==> flow/design.v <==
module ArithUnit
(input[31:0] inpa,	input[31:0] inpb, input cin, input addsub, input carryop,	output[31:0] outp, output cout, output overflow);
	wire [32:0] temp;
  assign temp = addsub ? inpa+inpb+(carryop ? cin : 0) : inpa-inpb-(carryop? (cin ? 0 : 1) : 0);
  assign cout = temp[32];
  assign outp = temp[31:0];
  assign overflow = (inpa[31]^outp[31])&(inpb[31]^outp[31]);
endmodule
module ALUopdecoder(
 input[3:0] instop,
 output reg[2:0] aluop);
	always @ (*)
		case(instop)
		0 : aluop='b011;
		1 : aluop='b111;
		2 : aluop='b000;
		4 : aluop='b001;
		5 : aluop='b101;
		6 : aluop='b100;
		10 : aluop='b000;
		12 : aluop='b010;
		13 : aluop='b001;
		default : aluop='b000;
		endcase
endmodule 
module LogicUnit
(input[31:0] inpa, input[31:0] inpb, input andor, input xorop, output[31:0] outp);
  assign outp = xorop ? inpa^inpb : andor ? inpa&inpb : inpa|inpb;
endmodule
module ALU32bit
(input[31:0] inpa,	input[31:0] inpb,	input cin, input[2:0] aluop,	output[31:0] result, output negative, output zero, output cout, output overflow);
  wire[31:0] resultl;
  wire[31:0] resulta;
  wire carrya, overflowa;
  wire carryl = cin;
  wire overflowl = 1'b0; 
  wire al = aluop[1];  
  LogicUnit logicop(inpa,	inpb,	aluop[0], aluop[2],	resultl);
  ArithUnit arithop(inpa,	inpb,	cin, aluop[0], aluop[2],	resulta, carrya, overflowa);
  assign result = al ? resultl : resulta;
  assign negative = result[31];
  assign zero = (result=='h00000000) ? 'b1 : 'b0; 
  assign cout = al ? carryl : carrya;
  assign overflow = al ? overflowl : overflowa;
endmodule
module signalcontrol(
	input[11:0] flags,
	input zero,
	output reg [2:0] total,  
	output reg [19:0] s2,
	output reg [19:0] s3,
	output reg [19:0] s4);
 always @ (*) begin
  if((flags[11]&flags[10]&flags[9])||(flags[8]^zero)) begin
   if(flags[7]) begin  
    if(~flags[4]) begin  
    s2=20'b00010110001001000100;
    s3=20'b00000000000000000000;
    s4=20'b00000000000000000000;
    total=2;
    end
   else begin  
    s2=20'b00011001001001000100;
    s3=20'b00010101000000000000;
    s4=20'b00000000000000000000;
    total=3;
   end
  end
  else if(flags[6]) begin  
   s2={10'b0001010101,(flags[5]==1 ? 2'b11 : 2'b10),(flags[3]==1 ? 4'b0100 : 4'b0010), 3'b001, (flags[0]==1 ? 1'b0 : 1'b1)};
   if(~flags[0]) begin  
    s3=20'b10000000000000000000;
    s4=20'b00000000000000000000;
    total=3;
   end
   else begin  
    s3=20'b00100000000000000000;
    s4=20'b00010000000000000000;
    total=4;
   end 
  end
  else  
   case(flags[4:1])
    10 : begin  
    s2={10'b0001010101, (flags[5]==1 ? 2'b10 : 2'b11), 8'b00101000};
    s3=20'b00000000000000000000;
    s4=20'b00000000000000000000;
    total=2;
    end
    13 : begin  
    s2={10'b0001010110, (flags[5]==1 ? 2'b10 : 2'b11), 4'b0100 ,flags[0], 3'b000};
    s3=20'b00010001000000000000;
    s4=20'b00000000000000000000;
    total=3; 
    end
    default : begin  
     s2={10'b0001010101, (flags[5]==1 ? 2'b10 : 2'b11), flags[4:0], 3'b000};
     s3=20'b00010001000000000000;
     s4=20'b00000000000000000000;
     total=3;
    end
   endcase
  end
  else begin  
   s2=20'b00010101000000000000;
   s3=20'b00000000000000000000;
   s4=20'b00000000000000000000;
   total=2;
  end
 end
endmodule 
module oneAdder(
	input clk,  
	input reset,  
	input [2:0] current, 
	output reg[2:0] regout);
	wire last;
	assign last=current==regout;
	always @ (posedge clk)
	if(reset)
		regout<='b000;
	else if(last)
		regout<='b000;
	else
		regout<=regout+'b001;	
endmodule
module signalunit
	(input clk, 
	 input reset,  
	 input[11:0] flags,  
	 input zero,
	 output Mwrite,  
	 output IRwrite, 
	 output Mread,  
	 output regwrite,  
	 output[1:0] regdst,  
	 output[1:0] regsrc,  
	 output[1:0] ALUsrcA,  
	 output[1:0] ALUsrcB,  
	 output[3:0] ALUop,  
	 output NZCVwrite,  
	 output [1:0] immsrc,  
	 output regbdst);  
  wire [19:0] s [7:0];  
  assign s[5] = 20'b0;
  assign s[6] = 20'b0;
  assign s[7] = 20'b0;
  assign s[0] = 20'b01110110000101000000;  
  assign s[1] = 20'b00000000000000100000;  
  wire [2:0] total;  
  wire [2:0] step;  
  oneAdder Step(.clk (clk), .reset (reset), .current (total), .regout (step));  
  signalcontrol bringSignal(  
	.flags (flags),
	.zero (zero),
	.total (total),
	.s2 (s[2]),  
	.s3 (s[3]),  
	.s4 (s[4]));    
  assign Mwrite=s[step][19];  
  assign IRwrite=s[step][18];  
  assign Mread=s[step][17];  
  assign regwrite=s[step][16];  
  assign regdst=s[step][15:14];  
  assign regsrc=s[step][13:12];  
  assign ALUsrcA=s[step][11:10];  
  assign ALUsrcB=s[step][9:8];  
  assign ALUop=s[step][7:4];  
  assign NZCVwrite=s[step][3];  
  assign immsrc=s[step][2:1];  
  assign regbdst=s[step][0];  
endmodule
 module signextmux(
	 input [23:0] in,
	 input [1:0] select,
	 output reg[31:0] extVal);
	integer i;
	always @ (*) begin
	case(select)
	0 : begin
		extVal[7:0]=in[7:0];
		for(i=8;i<32;i=i+1) extVal[i]=in[7];
		end
	1 : begin
		extVal[11:0]=in[11:0];
		for(i=12;i<32;i=i+1) extVal[i]='b0;
		end
	2 : begin
		extVal[1:0]=2'b00;
		extVal[25:2]=in[23:0];
		for(i=26;i<32;i=i+1) extVal[i]=in[23];
		end
	default : extVal='h00000000;
	endcase
	end
endmodule
module register_1bit(
	input regin,
	input clk,
	input write,
	input reset,
	output reg regout);
	always @ (posedge clk)
	if(reset) begin
		regout<=0;
	end
	else if(write) begin
		regout<=regin;
	end
endmodule
module register(
	input[31:0] regin,
	input clk,
	input write,
	input reset,
	output reg[31:0] regout);
	always @ (posedge clk)
	if(reset)
		regout<='h0000;
	else if(write)
		regout<=regin;
endmodule
module decoder_4to16(
	input[3:0] in,
	output reg[15:0] out);
	always @ (*)
	case(in)
	0 : out='h0001;
	1 : out='h0002;
	2 : out='h0004;
	3 : out='h0008;
	4 : out='h0010;
	5 : out='h0020;
	6 : out='h0040;
	7 : out='h0080;
	8 : out='h0100;
	9 : out='h0200;
   10 : out='h0400;
   11 : out='h0800;
   12 : out='h1000;
   13 : out='h2000;
   14 : out='h4000;
   15 : out='h8000;
    endcase
endmodule
module registerfile(
	input[3:0] reg1,
	input[3:0] reg2,
	input[3:0] regdst,
	input[31:0] regsrc,
	input clk,
	input reset,
	input we,  
	output[31:0] out1,
	output[31:0] out2,
	output[31:0] pc);
	wire[15:0] write;  
	wire[31:0] registers [15:0];  
	decoder_4to16 selecter(.in (regdst), .out (write));  
	register register0 (.regin (regsrc), .write (write[0]&we), .clk (clk), .reset (reset), .regout (registers[0]));
	register register1 (.regin (regsrc), .write (write[1]&we), .clk (clk), .reset (reset), .regout (registers[1]));
	register register2 (.regin (regsrc), .write (write[2]&we), .clk (clk), .reset (reset), .regout (registers[2]));
	register register3 (.regin (regsrc), .write (write[3]&we), .clk (clk), .reset (reset), .regout (registers[3]));
	register register4 (.regin (regsrc), .write (write[4]&we), .clk (clk), .reset (reset), .regout (registers[4]));
	register register5 (.regin (regsrc), .write (write[5]&we), .clk (clk), .reset (reset), .regout (registers[5]));
	register register6 (.regin (regsrc), .write (write[6]&we), .clk (clk), .reset (reset), .regout (registers[6]));
	register register7 (.regin (regsrc), .write (write[7]&we), .clk (clk), .reset (reset), .regout (registers[7]));
	register register8 (.regin (regsrc), .write (write[8]&we), .clk (clk), .reset (reset), .regout (registers[8]));
	register register9 (.regin (regsrc), .write (write[9]&we), .clk (clk), .reset (reset), .regout (registers[9]));
	register register10 (.regin (regsrc), .write (write[10]&we), .clk (clk), .reset (reset), .regout (registers[10]));
	register register11 (.regin (regsrc), .write (write[11]&we), .clk (clk), .reset (reset), .regout (registers[11]));
	register register12 (.regin (regsrc), .write (write[12]&we), .clk (clk), .reset (reset), .regout (registers[12]));
	register register13 (.regin (regsrc), .write (write[13]&we), .clk (clk), .reset (reset), .regout (registers[13]));
	register register14 (.regin (regsrc), .write (write[14]&we), .clk (clk), .reset (reset), .regout (registers[14]));
	register register15 (.regin (regsrc), .write (write[15]&we), .clk (clk), .reset (reset), .regout (registers[15]));
	assign out1=registers[reg1];
	assign out2=registers[reg2];
	assign pc=registers[15];
endmodule
module armreduced(
	input clk,
	input reset,
	output[31:0] pc,
	input[31:0] inst,
	input nIRQ,
	output [3:0] be,
	output[31:0] memaddr,
	output memwrite,
	output memread,
	output[31:0] writedata,
	input[31:0] readdata);
  wire IRwrite,regwrite,NZCVwrite;
  wire [1:0] regdst,regsrc,ALUsrcA,immsrc,ALUsrcB;
  wire [2:0] ALUop;
  wire [3:0] instop;
  wire regBdst;
  wire[31:0] imm;
  wire [3:0] ALUflags;
  wire [31:0] ALUresult,readA,readB;
  wire [3:0] RFdst [2:0]; 
  wire [31:0] RFsrc [3:0];
  wire [31:0] ALUnum1 [2:0];
  wire [31:0] ALUnum2 [3:0];
  wire [3:0] regBread [1:0];
  assign be = 4'b1111;
  wire[31:0] A,B,instructions,mdr,ALUout;
  reg n,v;
  wire z,c;
  register MDR(.regin (readdata), .write ('b1), .clk (clk), .reset (reset), .regout (mdr));
  register ALUoutRegister(.regin (ALUresult), .write ('b1), .clk (clk), .reset (reset), .regout (ALUout));
  register A_Register(.regin (readA), .write ('b1), .clk (clk), .reset (reset), .regout (A));
  register B_Register(.regin (readB), .write ('b1), .clk (clk), .reset (reset), .regout (B));
  register InstructionRegister(.regin (inst), .write (IRwrite), .clk (clk), .reset (reset), .regout (instructions));
  register_1bit Z(.regin (ALUflags[2]), .reset (reset), .clk (clk), .write (NZCVwrite), .regout (z));
  register_1bit C(.regin (ALUflags[1]), .reset (reset), .clk (clk), .write (NZCVwrite), .regout (c));
	assign RFdst[0]=instructions[15:12];  
	assign RFdst[1]=4'b1111;  
	assign RFdst[2]=4'b1110;  
	assign RFsrc[0]=mdr; 
	assign RFsrc[1]=ALUout;  
	assign RFsrc[2]=ALUresult;  
	assign RFsrc[3]=B;  
	assign regBread[0]=instructions[3:0];
	assign regBread[1]=instructions[15:12];
	assign ALUnum1[0]=pc;
	assign ALUnum1[1]=A;
	assign ALUnum1[2]='h00000000;
	assign ALUnum2[0]='h00000004;
	assign ALUnum2[1]='h00000008;
	assign ALUnum2[2]=imm;
	assign ALUnum2[3]=B<<instructions[11:7];
	assign writedata=B;
	assign memaddr=ALUout;
	signalunit SignalControl(
		.clk (clk),
		.reset (reset),
		.flags (instructions[31:20]),
		.zero (z),
		.Mwrite (memwrite),
		.IRwrite (IRwrite),
		.Mread (memread),
		.regwrite (regwrite),
		.regdst (regdst),
		.regsrc (regsrc),
		.ALUsrcA (ALUsrcA),
		.ALUsrcB (ALUsrcB),
		.ALUop (instop),
		.NZCVwrite (NZCVwrite),
		.immsrc (immsrc),
		.regbdst (regBdst));  
	registerfile RegisterFile(
		.reg1 (instructions[19:16]),
		.reg2 (regBread[regBdst]),
		.regdst (RFdst[regdst]),
		.regsrc (RFsrc[regsrc]),
		.clk (clk),
		.reset (reset),
		.we (regwrite),
		.out1 (readA),
		.out2 (readB),
		.pc (pc));
	signextmux Immidiate(instructions[23:0],immsrc,imm);
	ALUopdecoder ALUopDecoder(
		.instop (instop),
		.aluop (ALUop));
	ALU32bit ALU(
		.inpa (ALUnum1[ALUsrcA]),
		.inpb (ALUnum2[ALUsrcB]),
		.cin (c),
		.aluop (ALUop),
		.result (ALUresult),
		.negative (ALUflags[3]),
		.zero (ALUflags[2]),
		.cout (ALUflags[1]),
		.overflow (ALUflags[0]));
endmodule
Lab notebook: armreduced

### Tool chain data of armreduced

Each step is given for the RTL above and for the edited RTL.
Lines under "before" count in the file above, lines under "after" in the edited file.
"change" is "after" less "before", of the values as shown; "rel. change" is that difference over "before", in percent.
Operators: Yosys type, input widths -> output width; for muxes data width and select width s.
Not given: -

| design | value |
|---|---|
| design top | armreduced |
| clock port | clk |
| library | sky130hd |
| corner | tt_025C_1v80 |

### Diff

The edit as a unified diff against the file above.
The edit is scripted: it alters the design's behaviour and was not made to optimise anything.

```diff
@@ -118,7 +118,5 @@
 	assign last=current==regout;
 	always @ (posedge clk)
-	if(reset)
-		regout<='b000;
-	else if(last)
+	if(last)
 		regout<='b000;
 	else
```

### Word level

Yosys after proc, flatten, opt, wreduce and memory -nomap, before mapping. Print and check cells are not counted. Equal cells are merged and count once.
Yosys's memory passes give these memory sizes; they may raise the number of words (mostly to a power of two), join words into wider ones and drop unused or constant bits.

Operators by class:

| element | before | after | change | rel. change (%) |
|---|---|---|---|---|
| equal/unequal tests | 52 | 52 | 0 | 0.00 |
| mux-type cells | 61 | 61 | 0 | 0.00 |
| bitwise gates (word level) | 24 | 24 | 0 | 0.00 |
| shifts and indexed selects | 1 | 1 | 0 | 0.00 |
| $add $sub $neg | 5 | 5 | 0 | 0.00 |
| reduce/logical cells | 15 | 14 | -1 | -6.67 |

Operators with widths:

| operator | before | after | change | rel. change (%) |
|---|---|---|---|---|
| $reduce_or 2->1 | 3 | 2 | -1 | -33.33 |
| $and 1x1->1 | 18 | 18 | 0 | 0.00 |
| $eq 4x4->1 const B | 18 | 18 | 0 | 0.00 |
| $pmux 1 s2 | 15 | 15 | 0 | 0.00 |
| $mux 1 | 9 | 9 | 0 | 0.00 |
| $eq 4x3->1 const B | 8 | 8 | 0 | 0.00 |
| $eq 2x2->1 const B | 7 | 7 | 0 | 0.00 |
| $mux 20 | 6 | 6 | 0 | 0.00 |
| $eq 2x1->1 const B | 5 | 5 | 0 | 0.00 |
| $logic_not 2->1 | 5 | 5 | 0 | 0.00 |
| $mux 17 | 5 | 5 | 0 | 0.00 |
| $mux 3 | 5 | 5 | 0 | 0.00 |
| $eq 3x3->1 const B | 4 | 4 | 0 | 0.00 |
| $eq 4x2->1 const B | 4 | 4 | 0 | 0.00 |
| $mux 32 | 3 | 3 | 0 | 0.00 |
| $pmux 1 s3 | 3 | 3 | 0 | 0.00 |
| $eq 3x2->1 const B | 2 | 2 | 0 | 0.00 |
| $eq 4x1->1 const B | 2 | 2 | 0 | 0.00 |
| $logic_not 4->1 | 2 | 2 | 0 | 0.00 |
| $mux 16 | 2 | 2 | 0 | 0.00 |
| $not 1->1 | 2 | 2 | 0 | 0.00 |
| $pmux 32 s16 | 2 | 2 | 0 | 0.00 |
| $pmux 32 s4 | 2 | 2 | 0 | 0.00 |
| $add 3x1->3 const B | 1 | 1 | 0 | 0.00 |
| $add 32x32->33 | 1 | 1 | 0 | 0.00 |
| $add 33x1->33 | 1 | 1 | 0 | 0.00 |
| $and 32x32->32 | 1 | 1 | 0 | 0.00 |
| $eq 3x1->1 const B | 1 | 1 | 0 | 0.00 |

Not every row of either side is listed.

Storage and ports:

| element | before | after | change | rel. change (%) |
|---|---|---|---|---|
| cells after elaboration | 184 | 183 | -1 | -0.54 |
| ROM bits | 304 | 304 | 0 | 0.00 |
| memory cells | 2 | 2 | 0 | 0.00 |
| output and inout bits | 102 | 102 | 0 | 0.00 |
| flip-flop bits (word level) | 677 | 677 | 0 | 0.00 |
| bits of input ports | 67 | 67 | 0 | 0.00 |

Memory list:

| element | before | after |
|---|---|---|
| shape (words x width / read and write ports) | 16x16 r1 w0; 16x3 r1 w0 | 16x16 r1 w0; 16x3 r1 w0 |

### Longest topological paths

Longest topological path by Yosys (ltp), each cell counted once; first at word level (registers and memories cut), then after technology mapping (sequential cells cut; the memories' decode and read muxes count).

Logic depth:

| element | before | after | change | rel. change (%) |
|---|---|---|---|---|
| depth in word-level cells | 16 | 16 | 0 | 0.00 |
| ABC_AREA | 0 | 0 | - | - |
| mapped depth | 32 | 30 | -2 | -6.25 |

### Mapped cells and area

The flow's flattened synthesis, as Yosys stat reports it; memories are mapped. The netlist is that of the ABC_AREA named above (0 if unset); the other value can give another one.

Cell types:

| cell type | before | after | change | rel. change (%) |
|---|---|---|---|---|
| sky130_fd_sc_hd__nand2_1 | 794 | 657 | -137 | -17.25 |
| sky130_fd_sc_hd__a22oi_1 | 345 | 209 | -136 | -39.42 |
| sky130_fd_sc_hd__a21oi_1 | 530 | 397 | -133 | -25.09 |
| sky130_fd_sc_hd__a211oi_1 | 188 | 303 | +115 | +61.17 |
| sky130_fd_sc_hd__nor2_1 | 507 | 598 | +91 | +17.95 |
| sky130_fd_sc_hd__clkbuf_1 | 280 | 371 | +91 | +32.50 |
| sky130_fd_sc_hd__a221oi_1 | 60 | 131 | +71 | +118.33 |
| sky130_fd_sc_hd__a22o_1 | 85 | 154 | +69 | +81.18 |
| sky130_fd_sc_hd__buf_2 | 83 | 21 | -62 | -74.70 |
| sky130_fd_sc_hd__nand3b_1 | 72 | 24 | -48 | -66.67 |
| sky130_fd_sc_hd__nand4_1 | 90 | 56 | -34 | -37.78 |
| sky130_fd_sc_hd__a311oi_1 | 3 | 35 | +32 | +1066.67 |
| sky130_fd_sc_hd__and4_1 | 5 | 35 | +30 | +600.00 |
| sky130_fd_sc_hd__o21ai_1 | 33 | 11 | -22 | -66.67 |
| sky130_fd_sc_hd__o21ai_0 | 121 | 104 | -17 | -14.05 |
| sky130_fd_sc_hd__nor3_1 | 97 | 114 | +17 | +17.53 |
| sky130_fd_sc_hd__nor3_2 | 17 | 1 | -16 | -94.12 |
| sky130_fd_sc_hd__mux2i_1 | 42 | 56 | +14 | +33.33 |

Not every row of either side is listed.

Synthesis totals:

| element | before | after | change | rel. change (%) |
|---|---|---|---|---|
| buffers | 408 | 430 | +22 | +5.39 |
| synthesis area (um2) | 37637.3 | 37782.5 | +145.2 | +0.39 |
| mapped flip-flops | 677 | 677 | 0 | 0.00 |
| cell count | 4881 | 4823 | -58 | -1.19 |

The figures by module come from a second, unflattened synthesis with its own total; it is not the netlist above.

Second synthesis, totals:

| element | before | after | change | rel. change (%) |
|---|---|---|---|---|
| cell total of the unflattened synthesis | 5062 | 5063 | +1 | +0.02 |
| area (unflattened synthesis) (um2) | 45010.7 | 45011.9 | +1.2 | 0.00 |

Each row is one instance without its submodules.

Modules, before:

| module | instances | cells | area (um2) |
|---|---|---|---|
| register | 21 | 103 | 1163.6 |
| registerfile | 1 | 1255 | 8266.7 |
| ArithUnit | 1 | 660 | 4391.7 |
| armreduced | 1 | 384 | 3313.2 |
| LogicUnit | 1 | 270 | 1976.9 |
| signalcontrol | 1 | 90 | 631.9 |
| signalunit | 1 | 69 | 574.3 |
| ALU32bit | 1 | 63 | 559.3 |
| signextmux | 1 | 60 | 360.3 |
| decoder_4to16 | 1 | 20 | 226.5 |
| oneAdder | 1 | 12 | 137.6 |
| ALUopdecoder | 1 | 10 | 68.8 |
| register_1bit | 2 | 3 | 33.8 |

Modules, after:

| module | instances | cells | area (um2) |
|---|---|---|---|
| register | 21 | 103 | 1163.6 |
| registerfile | 1 | 1255 | 8266.7 |
| ArithUnit | 1 | 660 | 4391.7 |
| armreduced | 1 | 384 | 3313.2 |
| LogicUnit | 1 | 270 | 1988.2 |
| signalcontrol | 1 | 91 | 629.4 |
| signalunit | 1 | 69 | 574.3 |
| ALU32bit | 1 | 63 | 559.3 |
| signextmux | 1 | 60 | 360.3 |
| decoder_4to16 | 1 | 20 | 226.5 |
| oneAdder | 1 | 12 | 130.1 |
| ALUopdecoder | 1 | 10 | 68.8 |
| register_1bit | 2 | 3 | 33.8 |

### Path before layout

Path of least setup slack by OpenSTA after synthesis, without wires, with an ideal clock, recovery checks aside; 20% of the period is set as input and as output delay. Where synthesis merged equal registers, the netlist keeps one of their names.

Timing path after synthesis:

| element | before | after | change | rel. change (%) |
|---|---|---|---|---|
| path type | reg2reg | reg2reg | - | - |
| start point | reg SignalControl.Step.regout[1] | reg SignalControl.Step.regout[0] | - | - |
| end point | reg RegisterFile.register4.regout[22] | reg RegisterFile.register1.regout[30] | - | - |
| period (ns) | 12.0 | 12.0 | 0.0 | 0.00 |
| buffers on the path | 4 | 4 | 0 | 0.00 |
| data required time (ns) | 11.871 | 11.863 | -0.008 | -0.07 |
| driving pins on the path | 29 | 31 | +2 | +6.90 |
| library setup time (ns) | 0.129 | 0.137 | +0.008 | - |
| path delay (ns) | 6.160 | 6.397 | +0.237 | +3.85 |
| slack (ns) | 5.840 | 5.602 | -0.238 | - |
| arrival (ns) | 6.031 | 6.260 | +0.229 | +3.80 |
| period reached after synthesis (ns) | 6.16 | 6.398 | +0.238 | +3.86 |

"path delay" is the arrival time less input delay plus setup time.
"driving pins on the path" counts driving pins, that of a launching flip-flop among them; a cell with two outputs on the path counts twice.
"period reached after synthesis" is the clock period less the worst setup slack; recovery checks do not enter. This is arithmetic on one report: input and output delays are still those of the set period (20% each).
The rows between start and end are the longest chain of elaborated cells between them; the timing report does not say that the signal goes this way. Where chains are equally long, one stands for them.
A line is the first line of the expression or statement that the cell stems from. Yosys adds cells for indexed reads and writes and turns some case tables into memories.
A register here has more assigning lines than the two given.

| on the way, after synthesis, before | value |
|---|---|
| path through | sky130_fd_sc_hd__dfxtp_1 -> sky130_fd_sc_hd__inv_1 -> sky130_fd_sc_hd__ha_1 -> sky130_fd_sc_hd__nor3_1 -> sky130_fd_sc_hd__buf_2 -> sky130_fd_sc_hd__a211oi_1 -> sky130_fd_sc_hd__nand4_1 -> sky130_fd_sc_hd__ha_1 -> sky130_fd_sc_hd__o2111ai_1 -> sky130_fd_sc_hd__o211ai_1 -> sky130_fd_sc_hd__o21ai_0 -> sky130_fd_sc_hd__buf_2 -> sky130_fd_sc_hd__buf_4 -> sky130_fd_sc_hd__nor2_1 -> sky130_fd_sc_hd__fa_1 -> sky130_fd_sc_hd__fa_1 -> sky130_fd_sc_hd__nor3b_1 -> sky130_fd_sc_hd__o21ai_1 -> sky130_fd_sc_hd__o221ai_1 -> sky130_fd_sc_hd__o211a_1 -> sky130_fd_sc_hd__a31oi_2 -> sky130_fd_sc_hd__xnor2_1 -> sky130_fd_sc_hd__nor2_1 -> sky130_fd_sc_hd__a311oi_1 -> sky130_fd_sc_hd__nand2_1 -> sky130_fd_sc_hd__o211ai_1 -> sky130_fd_sc_hd__a21o_1 -> sky130_fd_sc_hd__clkbuf_1 -> sky130_fd_sc_hd__o21ai_0 |
| length of the longest elaborated chain | 12 |
| elaborated cells between the ends (all ways) | 66 |
| classes of those cells | add/sub (4); eq/ne (19); mux (28); logic (4); reduce/logical (9); memory (2) |

RTL lines, path after synthesis, before:

| element | line | source |
|---|---|---|
| start, declared | 116 | `output reg[2:0] regout);` |
| start, assigned | 121 | `regout<='b000;` |
| start, assigned | 125 | `regout<=regout+'b001;` |
| $eq 3x3->1 | 170 | `assign immsrc=s[step][2:1];` |
| $reduce_or 3->1 | - |  |
| $pmux 20 s6 | 170 |  |
| $eq 2x1->1 | 179 | `case(select)` |
| $reduce_or 2->1 | - |  |
| $mux 2 | 179 |  |
| $pmux 32 s4 | 368 | `.inpb (ALUnum2[ALUsrcB]),` |
| $sub 32x32->33 | 4 | `assign temp = addsub ? inpa+inpb+(carryop ? cin : 0) : inpa-inpb-(carryop? (cin ? 0 : 1) : 0);` |
| $sub 33x1->33 | 4 |  |
| $mux 33 | 4 |  |
| $mux 32 | 40 | `assign result = al ? resultl : resulta;` |
| $pmux 32 s4 | 355 | `.regsrc (RFsrc[regsrc]),` |
| end, assigned | 219 | `regout<='h0000;` |
| end, assigned | 221 | `regout<=regin;` |
| end, declared | 216 | `output reg[31:0] regout);` |

| on the way, after synthesis, after | value |
|---|---|
| path through | sky130_fd_sc_hd__dfxtp_1 -> sky130_fd_sc_hd__inv_1 -> sky130_fd_sc_hd__ha_1 -> sky130_fd_sc_hd__nand2b_1 -> sky130_fd_sc_hd__a21oi_2 -> sky130_fd_sc_hd__nand2_1 -> sky130_fd_sc_hd__nor2_1 -> sky130_fd_sc_hd__nand4b_1 -> sky130_fd_sc_hd__ha_1 -> sky130_fd_sc_hd__inv_1 -> sky130_fd_sc_hd__a2111o_1 -> sky130_fd_sc_hd__o211a_1 -> sky130_fd_sc_hd__buf_2 -> sky130_fd_sc_hd__a21oi_2 -> sky130_fd_sc_hd__buf_2 -> sky130_fd_sc_hd__buf_2 -> sky130_fd_sc_hd__nand2_1 -> sky130_fd_sc_hd__fa_1 -> sky130_fd_sc_hd__fa_1 -> sky130_fd_sc_hd__nor2b_1 -> sky130_fd_sc_hd__o2111ai_1 -> sky130_fd_sc_hd__a2111o_1 -> sky130_fd_sc_hd__and3_1 -> sky130_fd_sc_hd__o211a_1 -> sky130_fd_sc_hd__xnor2_1 -> sky130_fd_sc_hd__nand2_1 -> sky130_fd_sc_hd__o211a_1 -> sky130_fd_sc_hd__a21oi_1 -> sky130_fd_sc_hd__a21oi_1 -> sky130_fd_sc_hd__clkbuf_1 -> sky130_fd_sc_hd__a211oi_1 |
| length of the longest elaborated chain | 12 |
| elaborated cells between the ends (all ways) | 69 |
| classes of those cells | add/sub (4); eq/ne (19); mux (31); logic (4); reduce/logical (9); memory (2) |

RTL lines, path after synthesis, after:

| element | line | source |
|---|---|---|
| start, declared | 116 | `output reg[2:0] regout);` |
| start, assigned | 121 | `regout<='b000;` |
| start, assigned | 123 | `regout<=regout+'b001;` |
| $eq 3x3->1 | 168 | `assign immsrc=s[step][2:1];` |
| $reduce_or 3->1 | - |  |
| $pmux 20 s6 | 168 |  |
| $eq 2x1->1 | 177 | `case(select)` |
| $reduce_or 2->1 | - |  |
| $mux 2 | 177 |  |
| $pmux 32 s4 | 366 | `.inpb (ALUnum2[ALUsrcB]),` |
| $sub 32x32->33 | 4 | `assign temp = addsub ? inpa+inpb+(carryop ? cin : 0) : inpa-inpb-(carryop? (cin ? 0 : 1) : 0);` |
| $sub 33x1->33 | 4 |  |
| $mux 33 | 4 |  |
| $mux 32 | 40 | `assign result = al ? resultl : resulta;` |
| $pmux 32 s4 | 353 | `.regsrc (RFsrc[regsrc]),` |
| end, assigned | 217 | `regout<='h0000;` |
| end, assigned | 219 | `regout<=regin;` |
| end, declared | 214 | `output reg[31:0] regout);` |

### Path in the finished layout

Path of least setup slack in the final report of the runs of pair A (OpenROAD, finished layout, wires in). Where an end is a register, its clock arrival counts in the times.

Timing path after layout:

| element | before | after | change | rel. change (%) |
|---|---|---|---|---|
| path type | reg2reg | reg2reg | - | - |
| start point | reg SignalControl.Step.regout[1] | reg SignalControl.Step.regout[1] | - | - |
| end point | reg RegisterFile.register13.regout[24] | reg RegisterFile.register14.regout[25] | - | - |
| library setup time (ns) | 0.15 | 0.08 | -0.07 | - |
| arrival (ns) | 9.33 | 9.15 | -0.18 | -1.93 |
| buffers on the path | 2 | 3 | +1 | +50.00 |
| driving pins on the path | 25 | 27 | +2 | +8.00 |
| period (ns) | 12.0 | 12.0 | 0.0 | 0.00 |
| slack (ns) | 3.20 | 3.42 | +0.22 | - |
| data required time (ns) | 12.52 | 12.57 | +0.05 | +0.40 |

The rows between start and end are the longest chain of elaborated cells between them; the timing report does not say that the signal goes this way. Where chains are equally long, one stands for them.
A register here has more assigning lines than the two given.

| on the way, after layout, before | value |
|---|---|
| path through | sky130_fd_sc_hd__dfxtp_1 -> sky130_fd_sc_hd__ha_1 -> sky130_fd_sc_hd__nor2b_1 -> sky130_fd_sc_hd__o211ai_2 -> sky130_fd_sc_hd__nor2_1 -> sky130_fd_sc_hd__nand2_1 -> sky130_fd_sc_hd__ha_1 -> sky130_fd_sc_hd__buf_4 -> sky130_fd_sc_hd__nor2b_2 -> sky130_fd_sc_hd__buf_4 -> sky130_fd_sc_hd__a22o_1 -> sky130_fd_sc_hd__ha_1 -> sky130_fd_sc_hd__ha_1 -> sky130_fd_sc_hd__o211ai_1 -> sky130_fd_sc_hd__o21ai_1 -> sky130_fd_sc_hd__o221ai_1 -> sky130_fd_sc_hd__o211a_1 -> sky130_fd_sc_hd__a31oi_2 -> sky130_fd_sc_hd__a31oi_1 -> sky130_fd_sc_hd__xnor2_1 -> sky130_fd_sc_hd__a211oi_1 -> sky130_fd_sc_hd__a21oi_1 -> sky130_fd_sc_hd__a21oi_1 -> sky130_fd_sc_hd__or2_1 -> sky130_fd_sc_hd__o21ai_0 |
| length of the longest elaborated chain | 12 |
| elaborated cells between the ends (all ways) | 68 |
| classes of those cells | add/sub (4); eq/ne (19); mux (30); logic (4); reduce/logical (9); memory (2) |

RTL lines, path after layout, before:

| element | line | source |
|---|---|---|
| start, declared | 116 | `output reg[2:0] regout);` |
| start, assigned | 121 | `regout<='b000;` |
| start, assigned | 125 | `regout<=regout+'b001;` |
| $eq 3x3->1 | 170 | `assign immsrc=s[step][2:1];` |
| $reduce_or 3->1 | - |  |
| $pmux 20 s6 | 170 |  |
| $eq 2x1->1 | 179 | `case(select)` |
| $reduce_or 2->1 | - |  |
| $mux 2 | 179 |  |
| $pmux 32 s4 | 368 | `.inpb (ALUnum2[ALUsrcB]),` |
| $sub 32x32->33 | 4 | `assign temp = addsub ? inpa+inpb+(carryop ? cin : 0) : inpa-inpb-(carryop? (cin ? 0 : 1) : 0);` |
| $sub 33x1->33 | 4 |  |
| $mux 33 | 4 |  |
| $mux 32 | 40 | `assign result = al ? resultl : resulta;` |
| $pmux 32 s4 | 355 | `.regsrc (RFsrc[regsrc]),` |
| end, assigned | 219 | `regout<='h0000;` |
| end, assigned | 221 | `regout<=regin;` |
| end, declared | 216 | `output reg[31:0] regout);` |

| on the way, after layout, after | value |
|---|---|
| path through | sky130_fd_sc_hd__dfxtp_1 -> sky130_fd_sc_hd__inv_1 -> sky130_fd_sc_hd__ha_1 -> sky130_fd_sc_hd__or3_1 -> sky130_fd_sc_hd__buf_4 -> sky130_fd_sc_hd__nand2_1 -> sky130_fd_sc_hd__nor2_1 -> sky130_fd_sc_hd__nand2_1 -> sky130_fd_sc_hd__ha_1 -> sky130_fd_sc_hd__buf_4 -> sky130_fd_sc_hd__buf_4 -> sky130_fd_sc_hd__a22o_1 -> sky130_fd_sc_hd__inv_1 -> sky130_fd_sc_hd__fa_1 -> sky130_fd_sc_hd__inv_1 -> sky130_fd_sc_hd__ha_1 -> sky130_fd_sc_hd__a211oi_1 -> sky130_fd_sc_hd__a211oi_1 -> sky130_fd_sc_hd__o211ai_1 -> sky130_fd_sc_hd__a31oi_1 -> sky130_fd_sc_hd__mux2i_1 -> sky130_fd_sc_hd__a2111oi_1 -> sky130_fd_sc_hd__mux2i_1 -> sky130_fd_sc_hd__a21oi_1 -> sky130_fd_sc_hd__a21o_1 -> sky130_fd_sc_hd__nor2_1 -> sky130_fd_sc_hd__nor3_1 |
| length of the longest elaborated chain | 12 |
| elaborated cells between the ends (all ways) | 69 |
| classes of those cells | add/sub (4); eq/ne (19); mux (31); logic (4); reduce/logical (9); memory (2) |

RTL lines, path after layout, after:

| element | line | source |
|---|---|---|
| start, declared | 116 | `output reg[2:0] regout);` |
| start, assigned | 121 | `regout<='b000;` |
| start, assigned | 123 | `regout<=regout+'b001;` |
| $eq 3x3->1 | 168 | `assign immsrc=s[step][2:1];` |
| $reduce_or 3->1 | - |  |
| $pmux 20 s6 | 168 |  |
| $eq 2x1->1 | 177 | `case(select)` |
| $reduce_or 2->1 | - |  |
| $mux 2 | 177 |  |
| $pmux 32 s4 | 366 | `.inpb (ALUnum2[ALUsrcB]),` |
| $sub 32x32->33 | 4 | `assign temp = addsub ? inpa+inpb+(carryop ? cin : 0) : inpa-inpb-(carryop? (cin ? 0 : 1) : 0);` |
| $sub 33x1->33 | 4 |  |
| $mux 33 | 4 |  |
| $mux 32 | 40 | `assign result = al ? resultl : resulta;` |
| $pmux 32 s4 | 353 | `.regsrc (RFsrc[regsrc]),` |
| end, assigned | 217 | `regout<='h0000;` |
| end, assigned | 219 | `regout<=regin;` |
| end, declared | 214 | `output reg[31:0] regout);` |

### Flow runs

Both versions went through the flow (Yosys, OpenROAD) with the same settings in each pair. Constraints: input delay and output delay 20% of the set period each, output load 0.01 pF.

| flow settings, pair A | value |
|---|---|
| period_ns | 12.0 |
| CAP_MARGIN | 20 |
| CORE_MARGIN | 2 |
| CORE_UTILIZATION | 40 |
| SLEW_MARGIN | 20 |

Results, pair A:

| element | before | after | change | rel. change (%) |
|---|---|---|---|---|
| overall power (mW) | 11.081 | 11.305 | +0.224 | +2.02 |
| post-synthesis cell area (um2) | 37637.3 | 37782.5 | +145.2 | +0.39 |
| worst setup slack after layout (ns) | 3.197 | 3.419 | +0.222 | - |
| reached clock period (ns) | 8.803 | 8.581 | -0.222 | -2.52 |
| worst hold slack after layout (ns) | 0.469 | 0.469 | 0.000 | - |
| standard-cell area after layout (um2) | 43031.3 | 43416.6 | +385.3 | +0.90 |
| final setup TNS (ns) | 0.000 | 0.000 | 0.000 | - |
| full die area (um2) | 96562.5 | 96929.5 | +367.0 | +0.38 |
| final design utilization (%) | 46.1 | 46.5 | +0.4 | - |

| flow settings, pair B | value |
|---|---|
| CELL_PAD_IN_SITES_GLOBAL_PLACEMENT | 3 |
| CORE_MARGIN | 10 |
| CORE_UTILIZATION | 24 |
| CTS_CLUSTER_DIAMETER | 89 |
| GPL_TIMING_DRIVEN | 0 |
| HOLD_SLACK_MARGIN | 0.11 |
| MAX_ROUTING_LAYER | met5 |
| PLACE_DENSITY | 0.45 |
| SLEW_MARGIN | 35 |
| period_ns | 11.7 |
| CAP_MARGIN | 20 |

Results, pair B:

| element | before | after | change | rel. change (%) |
|---|---|---|---|---|
| overall power (mW) | 13.126 | 13.769 | +0.643 | +4.90 |
| post-synthesis cell area (um2) | 37637.3 | 37782.5 | +145.2 | +0.39 |
| worst setup slack after layout (ns) | 2.756 | 2.298 | -0.458 | - |
| reached clock period (ns) | 8.944 | 9.402 | +0.458 | +5.12 |
| worst hold slack after layout (ns) | 0.476 | 0.469 | -0.007 | - |
| standard-cell area after layout (um2) | 45892.8 | 46817.4 | +924.6 | +2.01 |
| final setup TNS (ns) | 0.000 | 0.000 | 0.000 | - |
| full die area (um2) | 173060.0 | 173697.0 | +637.0 | +0.37 |
| final design utilization (%) | 29.4 | 29.9 | +0.5 | - |

"reached clock period" means the clock period less the worst setup slack. The figure is calculated, with input and output delays left at 20% of the set period.
"overall power": no workload was simulated; the value follows from the tool's default switching activity.
